==> flow/design.v <==
module sdram_controller (
    wr_addr,
    wr_data,
    wr_enable,
    rd_addr,
    rd_data,
    rd_ready,
    rd_enable,
    busy, rst_n, clk,
    addr, bank_addr, data_in, data_out, data_oe, clock_enable, cs_n, ras_n, cas_n, we_n,
    data_mask_low, data_mask_high
);
parameter ROW_WIDTH = 13;
parameter COL_WIDTH = 9;
parameter BANK_WIDTH = 2;
parameter SDRADDR_WIDTH = ROW_WIDTH > COL_WIDTH ? ROW_WIDTH : COL_WIDTH;
parameter HADDR_WIDTH = BANK_WIDTH + ROW_WIDTH + COL_WIDTH;
parameter CLK_FREQUENCY = 133;   
parameter REFRESH_TIME =  32;    
parameter REFRESH_COUNT = 8192;  
localparam CYCLES_BETWEEN_REFRESH = ( CLK_FREQUENCY
                                      * 1_000
                                      * REFRESH_TIME
                                    ) / REFRESH_COUNT;
localparam IDLE      = 5'b00000;
localparam INIT_NOP1 = 5'b01000,
           INIT_PRE1 = 5'b01001,
           INIT_NOP1_1=5'b00101,
           INIT_REF1 = 5'b01010,
           INIT_NOP2 = 5'b01011,
           INIT_REF2 = 5'b01100,
           INIT_NOP3 = 5'b01101,
           INIT_LOAD = 5'b01110,
           INIT_NOP4 = 5'b01111;
localparam REF_PRE  =  5'b00001,
           REF_NOP1 =  5'b00010,
           REF_REF  =  5'b00011,
           REF_NOP2 =  5'b00100;
localparam READ_ACT  = 5'b10000,
           READ_NOP1 = 5'b10001,
           READ_CAS  = 5'b10010,
           READ_NOP2 = 5'b10011,
           READ_READ = 5'b10100;
localparam WRIT_ACT  = 5'b11000,
           WRIT_NOP1 = 5'b11001,
           WRIT_CAS  = 5'b11010,
           WRIT_NOP2 = 5'b11011;
localparam CMD_PALL = 8'b10010001,
           CMD_REF  = 8'b10001000,
           CMD_NOP  = 8'b10111000,
           CMD_MRS  = 8'b10000000,
           CMD_BACT = 8'b10011000,
           CMD_READ = 8'b10101001,
           CMD_WRIT = 8'b10100001;
input  [HADDR_WIDTH-1:0]   wr_addr;
input  [15:0]              wr_data;
input                      wr_enable;
input  [HADDR_WIDTH-1:0]   rd_addr;
output [15:0]              rd_data;
input                      rd_enable;
output                     rd_ready;
output                     busy;
input                      rst_n;
input                      clk;
output [SDRADDR_WIDTH-1:0] addr;
output [BANK_WIDTH-1:0]    bank_addr;
input  [15:0]              data_in;
output [15:0]              data_out;
output                     data_oe;
output                     clock_enable;
output                     cs_n;
output                     ras_n;
output                     cas_n;
output                     we_n;
output                     data_mask_low;
output                     data_mask_high;
reg  [HADDR_WIDTH-1:0]   haddr_r;
reg  [15:0]              wr_data_r;
reg  [15:0]              rd_data_r;
reg                      busy;
reg                      data_mask_low_r;
reg                      data_mask_high_r;
reg [SDRADDR_WIDTH-1:0]  addr_r;
reg [BANK_WIDTH-1:0]     bank_addr_r;
reg                      rd_ready_r;
wire                     data_mask_low, data_mask_high;
assign data_mask_high = data_mask_high_r;
assign data_mask_low  = data_mask_low_r;
assign rd_data        = rd_data_r;
reg [3:0] state_cnt;
reg [9:0] refresh_cnt;
reg [7:0] command;
reg [4:0] state;
reg [7:0] command_nxt;
reg [3:0] state_cnt_nxt;
reg [4:0] next;
assign {clock_enable, cs_n, ras_n, cas_n, we_n} = command[7:3];
assign bank_addr      = (state[4]) ? bank_addr_r : command[2:1];
assign addr           = (state[4] | state == INIT_LOAD) ? addr_r : { {SDRADDR_WIDTH-11{1'b0}}, command[0], 10'd0 };
assign data_out = wr_data_r;
assign data_oe  = (state == WRIT_CAS);
assign rd_ready = rd_ready_r;
always @ (posedge clk)
  if (~rst_n)
    begin
    state <= INIT_NOP1;
    command <= CMD_NOP;
    state_cnt <= 4'hf;
    haddr_r <= {HADDR_WIDTH{1'b0}};
    wr_data_r <= 16'b0;
    rd_data_r <= 16'b0;
    busy <= 1'b0;
    end
  else
    begin
    state <= next;
    command <= command_nxt;
    if (!state_cnt)
      state_cnt <= state_cnt_nxt;
    else
      state_cnt <= state_cnt - 1'b1;
    if (wr_enable)
      wr_data_r <= wr_data;
    if (state == READ_READ)
      begin
      rd_data_r <= data_in;
      rd_ready_r <= 1'b1;
      end
    else
      rd_ready_r <= 1'b0;
    busy <= state[4];
    if (rd_enable)
      haddr_r <= rd_addr;
    else if (wr_enable)
      haddr_r <= wr_addr;
    end
always @ (posedge clk)
 if (~rst_n)
   refresh_cnt <= 10'b0;
 else
   if (state == REF_NOP2)
     refresh_cnt <= 10'b0;
   else
     refresh_cnt <= refresh_cnt + 1'b1;
always @*
begin
    if (state[4])
      {data_mask_low_r, data_mask_high_r} = 2'b00;
    else
      {data_mask_low_r, data_mask_high_r} = 2'b11;
   bank_addr_r = 2'b00;
   addr_r = {SDRADDR_WIDTH{1'b0}};
   if (state == READ_ACT | state == WRIT_ACT)
     begin
     bank_addr_r = haddr_r[HADDR_WIDTH-1:HADDR_WIDTH-(BANK_WIDTH)];
     addr_r = haddr_r[HADDR_WIDTH-(BANK_WIDTH+1):HADDR_WIDTH-(BANK_WIDTH+ROW_WIDTH)];
     end
   else if (state == READ_CAS | state == WRIT_CAS)
     begin
     bank_addr_r = haddr_r[HADDR_WIDTH-1:HADDR_WIDTH-(BANK_WIDTH)];
     addr_r = {
               {SDRADDR_WIDTH-(11){1'b0}},
               1'b1,                        
               {10-COL_WIDTH{1'b0}},
               haddr_r[COL_WIDTH-1:0]
              };
     end
   else if (state == INIT_LOAD)
     begin
     addr_r = {{SDRADDR_WIDTH-10{1'b0}}, 10'b1000110000};
     end
end
always @*
begin
   state_cnt_nxt = 4'd0;
   command_nxt = CMD_NOP;
   if (state == IDLE)
        if (refresh_cnt >= CYCLES_BETWEEN_REFRESH)
          begin
          next = REF_PRE;
          command_nxt = CMD_PALL;
          end
        else if (rd_enable)
          begin
          next = READ_ACT;
          command_nxt = CMD_BACT;
          end
        else if (wr_enable)
          begin
          next = WRIT_ACT;
          command_nxt = CMD_BACT;
          end
        else
          begin
          next = IDLE;
          end
    else
      if (!state_cnt)
        case (state)
          INIT_NOP1:
            begin
            next = INIT_PRE1;
            command_nxt = CMD_PALL;
            end
          INIT_PRE1:
            begin
            next = INIT_NOP1_1;
            end
          INIT_NOP1_1:
            begin
            next = INIT_REF1;
            command_nxt = CMD_REF;
            end
          INIT_REF1:
            begin
            next = INIT_NOP2;
            state_cnt_nxt = 4'd7;
            end
          INIT_NOP2:
            begin
            next = INIT_REF2;
            command_nxt = CMD_REF;
            end
          INIT_REF2:
            begin
            next = INIT_NOP3;
            state_cnt_nxt = 4'd7;
            end
          INIT_NOP3:
            begin
            next = INIT_LOAD;
            command_nxt = CMD_MRS;
            end
          INIT_LOAD:
            begin
            next = INIT_NOP4;
            state_cnt_nxt = 4'd1;
            end
          REF_PRE:
            begin
            next = REF_NOP1;
            end
          REF_NOP1:
            begin
            next = REF_REF;
            command_nxt = CMD_REF;
            end
          REF_REF:
            begin
            next = REF_NOP2;
            state_cnt_nxt = 4'd7;
            end
          WRIT_ACT:
            begin
            next = WRIT_NOP1;
            state_cnt_nxt = 4'd1;
            end
          WRIT_NOP1:
            begin
            next = WRIT_CAS;
            command_nxt = CMD_WRIT;
            end
          WRIT_CAS:
            begin
            next = WRIT_NOP2;
            state_cnt_nxt = 4'd1;
            end
          READ_ACT:
            begin
            next = READ_NOP1;
            state_cnt_nxt = 4'd1;
            end
          READ_NOP1:
            begin
            next = READ_CAS;
            command_nxt = CMD_READ;
            end
          READ_CAS:
            begin
            next = READ_NOP2;
            state_cnt_nxt = 4'd1;
            end
          READ_NOP2:
            begin
            next = READ_READ;
            end
          default:
            begin
            next = IDLE;
            end
          endcase
      else
        begin
        next = state;
        command_nxt = command;
        end
end
endmodule
## Tool chain data of sdram_controller

What the tools print for sdram_controller, step after step.
Line numbers count from 1 in the design file above.
Operators: Yosys type, input widths -> output width; for muxes data width and select width s.
Not given: n/a

| set-up | value |
|---|---|
| design top | sdram_controller |
| clock port | clk |
| cell library | sky130hd |
| timing corner | tt_025C_1v80 |

## Word-level counts

Source: Yosys, flattened and elaborated, memories not mapped. Widths are those after wreduce. Print and check cells do not count. Equal cells are merged and count once.
Yosys's memory passes give these memory sizes; they may raise the number of words (mostly to a power of two), join words into wider ones and drop unused or constant bits.

| bit counts | value |
|---|---|
| flip-flop bits (word level) | 85 |
| memory bits (read-only) | 384 |
| word width x clocked read ports | 12 |
| memories | 1 |
| output and inout bits | 57 |
| elaborated cells | 54 |

Memories:

| name | depth | bits a word | read ports | wr ports | line | text |
|---|---|---|---|---|---|---|
| (name not given) | 32 | 12 | 1 | 0 | 199 | `case (state)` |

| operators by class | value |
|---|---|
| add/sub/neg operators | 2 |
| $lt $le $gt $ge | 1 |
| equality and inequality tests | 7 |
| mux-type cells | 25 |
| bitwise gates (word level) | 4 |
| reduce/logical cells | 5 |

Operator list:

| cell | number |
|---|---|
| $mux 24 | 2 |
| $mux 5 | 7 |
| $mux 13 | 2 |
| $eq 5x5->1 const B | 5 |
| $mux 6 | 3 |
| $mux 8 | 2 |
| $mux 11 | 1 |
| $add 10x1->10 const B | 1 |
| $ge 10x10->1 const B | 1 |
| $mux 10 | 1 |
| $mux 4 | 2 |
| $mux 2 | 4 |
| $eq 5x3->1 const B | 1 |
| $eq 5x4->1 const B | 1 |
| $logic_not 5->1 | 1 |
| $reduce_bool 2->1 | 2 |
| $sub 4x1->4 const B | 1 |
| $logic_not 4->1 | 1 |
| $or 1x1->1 | 3 |
| $reduce_or 2->1 | 1 |
| $not 1->1 | 1 |
| $mux 1 | 1 |

## Logic depth

Yosys ltp: most cells in a row. Word level: on the elaborated netlist, between registers, memories and ports. Mapped: between sequential cells and ports; inverters and the memories' decode and read muxes count.

| depth | value |
|---|---|
| depth in word-level cells | 6 |
| ABC_AREA | 0 |
| depth in mapped cells | 11 |
| mapped depth without buffers | 10 |

## Synthesis result

The flow's flattened synthesis, as Yosys stat reports it; memories are mapped. The netlist is that of the ABC_AREA named above (0 if unset); the other value can give another one.
The area totals of this step are shown rounded.

Cell types:

| cell | number | area in all (um2) |
|---|---|---|
| sky130_fd_sc_hd__dfxtp_1 | 91 | 1.82E+03 |
| sky130_fd_sc_hd__mux2i_1 | 53 | 530.509 |
| sky130_fd_sc_hd__nor2_1 | 94 | 352.838 |
| sky130_fd_sc_hd__a21oi_1 | 48 | 240.23 |
| sky130_fd_sc_hd__nand2_1 | 53 | 198.941 |
| sky130_fd_sc_hd__ha_1 | 10 | 125.12 |
| sky130_fd_sc_hd__and3_1 | 12 | 75.072 |
| sky130_fd_sc_hd__nand3_1 | 15 | 75.072 |
| sky130_fd_sc_hd__clkbuf_1 | 18 | 67.565 |
| sky130_fd_sc_hd__xnor2_1 | 5 | 43.792 |
| sky130_fd_sc_hd__a311o_1 | 4 | 40.038 |
| sky130_fd_sc_hd__inv_1 | 10 | 37.536 |
| sky130_fd_sc_hd__buf_4 | 4 | 30.029 |
| sky130_fd_sc_hd__edfxtp_1 | 1 | 30.029 |
| sky130_fd_sc_hd__o21ai_0 | 6 | 30.029 |
| sky130_fd_sc_hd__xor2_1 | 3 | 26.275 |
| sky130_fd_sc_hd__and2_1 | 4 | 25.024 |
| sky130_fd_sc_hd__nor3_1 | 5 | 25.024 |

Not listed: further types 40, cells in them 58.

| mapped netlist | value |
|---|---|
| cells in the netlist | 494 |
| mapped area | 4209 um2 |
| sequential area | 1852 um2 |
| mapped flip-flops | 92 |
| buffers | 32 |

## Path before layout

Source: OpenSTA report_checks on the synthesized netlist (no wires, ideal clock, input and output delay 20% of the period each), path of least setup slack; recovery checks are left aside. Register names are those of the netlist, which keeps one name where synthesis merged equal registers.

| path post-synthesis | value |
|---|---|
| path kind | input to register |
| start | input rst_n |
| end | register (no name shown) |
| period | 7500 ps |
| input delay | 1500 ps |
| library setup time | 116 ps |
| arrival time | 3280 ps |
| required time | 7384 ps |
| path slack | 4104 ps |
| delay of the path | 1896 ps |
| stages on the path | 8 |
| path buffers | 1 |
| period reached after synthesis | 3396 ps |

"delay of the path" is the arrival time less input delay plus setup time.
"stages on the path" counts driving pins, that of a launching flip-flop among them; a cell with two outputs on the path counts twice.
"period reached after synthesis" is the clock period less the worst setup slack; recovery checks do not enter. This is arithmetic on one report: input and output delays are still those of the set period (20% each).

| on the way, post-synthesis | value |
|---|---|
| cell sequence | sky130_fd_sc_hd__clkbuf_1 -> sky130_fd_sc_hd__inv_2 -> sky130_fd_sc_hd__nor3_1 -> sky130_fd_sc_hd__inv_1 -> sky130_fd_sc_hd__ha_1 -> sky130_fd_sc_hd__nor2b_1 -> sky130_fd_sc_hd__or3_1 -> sky130_fd_sc_hd__and3_1 |

RTL lines, path post-synthesis:

| item | line | text |
|---|---|---|
| start: declaration | 63 | `input                      rst_n;` |

Chain of elaborated cells between the ends: none given.

## Worst path after layout

Path of least setup slack in the final report of flow run A (OpenROAD, finished layout, wires in). Where an end is a register, its clock arrival counts in the times.
The path's times are printed in steps of 10 ps; the period is the one set.

| path post-layout | value |
|---|---|
| path kind | register to output |
| start | register state[4] |
| end | output addr[4] |
| period | 4090 ps |
| arrival time | 2620 ps |
| required time | 3270 ps |
| path slack | 650 ps |
| stages on the path | 6 |
| path buffers | 1 |

The rows between start and end are the longest chain of elaborated cells between them; the timing report does not say that the signal goes this way. Where chains are equally long, one stands for them.
A line is the first line of the expression or statement that the cell stems from. Yosys adds cells for indexed reads and writes and turns some case tables into memories.

| on the way, post-layout | value |
|---|---|
| cell sequence | sky130_fd_sc_hd__dfxtp_1 -> sky130_fd_sc_hd__inv_1 -> sky130_fd_sc_hd__nor3_1 -> sky130_fd_sc_hd__nor2_1 -> sky130_fd_sc_hd__a21oi_1 -> sky130_fd_sc_hd__clkdlybuf4s50_1 |
| cells in the longest elaborated chain | 5 |
| elaborated cells on any way between the ends | 12 |

RTL lines, path post-layout:

| item | line | text |
|---|---|---|
| start: declaration | 93 | `reg [4:0] state;` |
| start: assignment | 106 | `state <= INIT_NOP1;` |
| start: assignment | 116 | `state <= next;` |
| $eq 5x4->1 | 168 | `else if (state == INIT_LOAD)` |
| $mux 10 | 168 |  |
| $mux 11 | 158 | `else if (state == READ_CAS \| state == WRIT_CAS)` |
| $mux 13 | 153 | `if (state == READ_ACT \| state == WRIT_ACT)` |
| $mux 13 | 99 | `assign addr           = (state[4] \| state == INIT_LOAD) ? addr_r : { {SDRADDR_WIDTH-11{1'b0}}, command[0], 10' ...` |
| end: declaration | 65 | `output [SDRADDR_WIDTH-1:0] addr;` |

Design sdram_controller on sky130hd. What follows are 6 stored runs of the flow, each under its own settings; their order means nothing. The constraints put input and output delay at 20% of the set period each and load the outputs with 0.01 pF.
By "clock period reached" is meant the clock period of the run minus its worst setup slack. This is arithmetic on one report: input and output delays are still those of the set period (20% each).
"worst path time" = time allowed to the worst setup path (clock period - input delay - output delay, where it has them) - its slack; a late launch clock adds to it, a late capture clock takes from it.
"power": no workload was simulated; the value follows from the tool's default switching activity.
"worst path time" is given in steps of 10 ps.
Values from the reports are rounded here.
A setting shown as - is not set for that run.

| run | CORE_UTILIZATION | PLACE_DENSITY | period_ns | CAP_MARGIN | CORE_MARGIN | SLEW_MARGIN | GPL_ROUTABILITY_DRIVEN | MAX_ROUTING_LAYER | CELL_PAD_IN_SITES_DETAIL_PLACEMENT | CELL_PAD_IN_SITES_GLOBAL_PLACEMENT | CORE_ASPECT_RATIO | CTS_CLUSTER_DIAMETER | CTS_CLUSTER_SIZE | GPL_TIMING_DRIVEN | HOLD_SLACK_MARGIN | MIN_ROUTING_LAYER | PLACE_DENSITY_LB_ADDON | SETUP_SLACK_MARGIN | TNS_END_PERCENT | clock period reached (ps) | post-route worst hold slack (ps) | die area (um2) | smallest setup slack (ps) | utilization after routing | post-synthesis cell area (um2) | power (mW) | worst path time (ps) | critical path kind | total negative setup slack (ps) |
|---|---|---|---|---|---|---|---|---|---|---|---|---|---|---|---|---|---|---|---|---|---|---|---|---|---|---|---|---|---|
| flow run A | 42 | 0.6 | 4.09 | 20 | 2 | 20 | - | - | - | - | - | - | - | - | - | - | - | - | - | 3439 | 456 | 10840 | 651 | 0.605 | 4209 | 1.854 | 2620 | register to output | 0 |
| flow run B | 40 | 0.56 | 7.5 | 20 | 2 | 20 | 0 | met4 | - | - | - | - | - | - | - | - | - | - | - | 4076 | 454 | 11360 | 3424 | 0.57 | 4209 | 0.9922 | 2580 | register to output | 0 |
| flow run C | 40 | 0.6 | 7.5 | 20 | 2 | 20 | - | - | - | - | - | - | - | - | - | - | - | - | - | 4043 | 457 | 11360 | 3457 | 0.569 | 4209 | 0.9738 | 2540 | register to output | 0 |
| flow run D | 40 | 0.6 | 2.75 | 20 | 2 | 20 | - | - | - | - | - | - | - | - | - | - | - | - | - | 2617 | 459 | 11360 | 133 | 0.579 | 4209 | 2.574 | 2620 | register to register | 0 |
| flow run E | 20 | - | 4.09 | 0 | 4 | 35 | 0 | met5 | 2 | 3 | 0.85 | 230 | 26 | 0 | 0.05 | met1 | 0.12 | -0.26 | 60 | 3802 | 460 | 23440 | 288 | 0.305 | 4209 | 2.054 | 3800 | register to register | 0 |
| flow run F | 40 | 0.56 | 5.4 | 20 | 2 | 20 | 1 | met5 | 0 | - | - | 80 | 61 | - | 0.07 | met2 | - | 1.02 | - | 3744 | 456 | 11360 | 1656 | 0.568 | 4209 | 1.334 | 2660 | register to output | 0 |
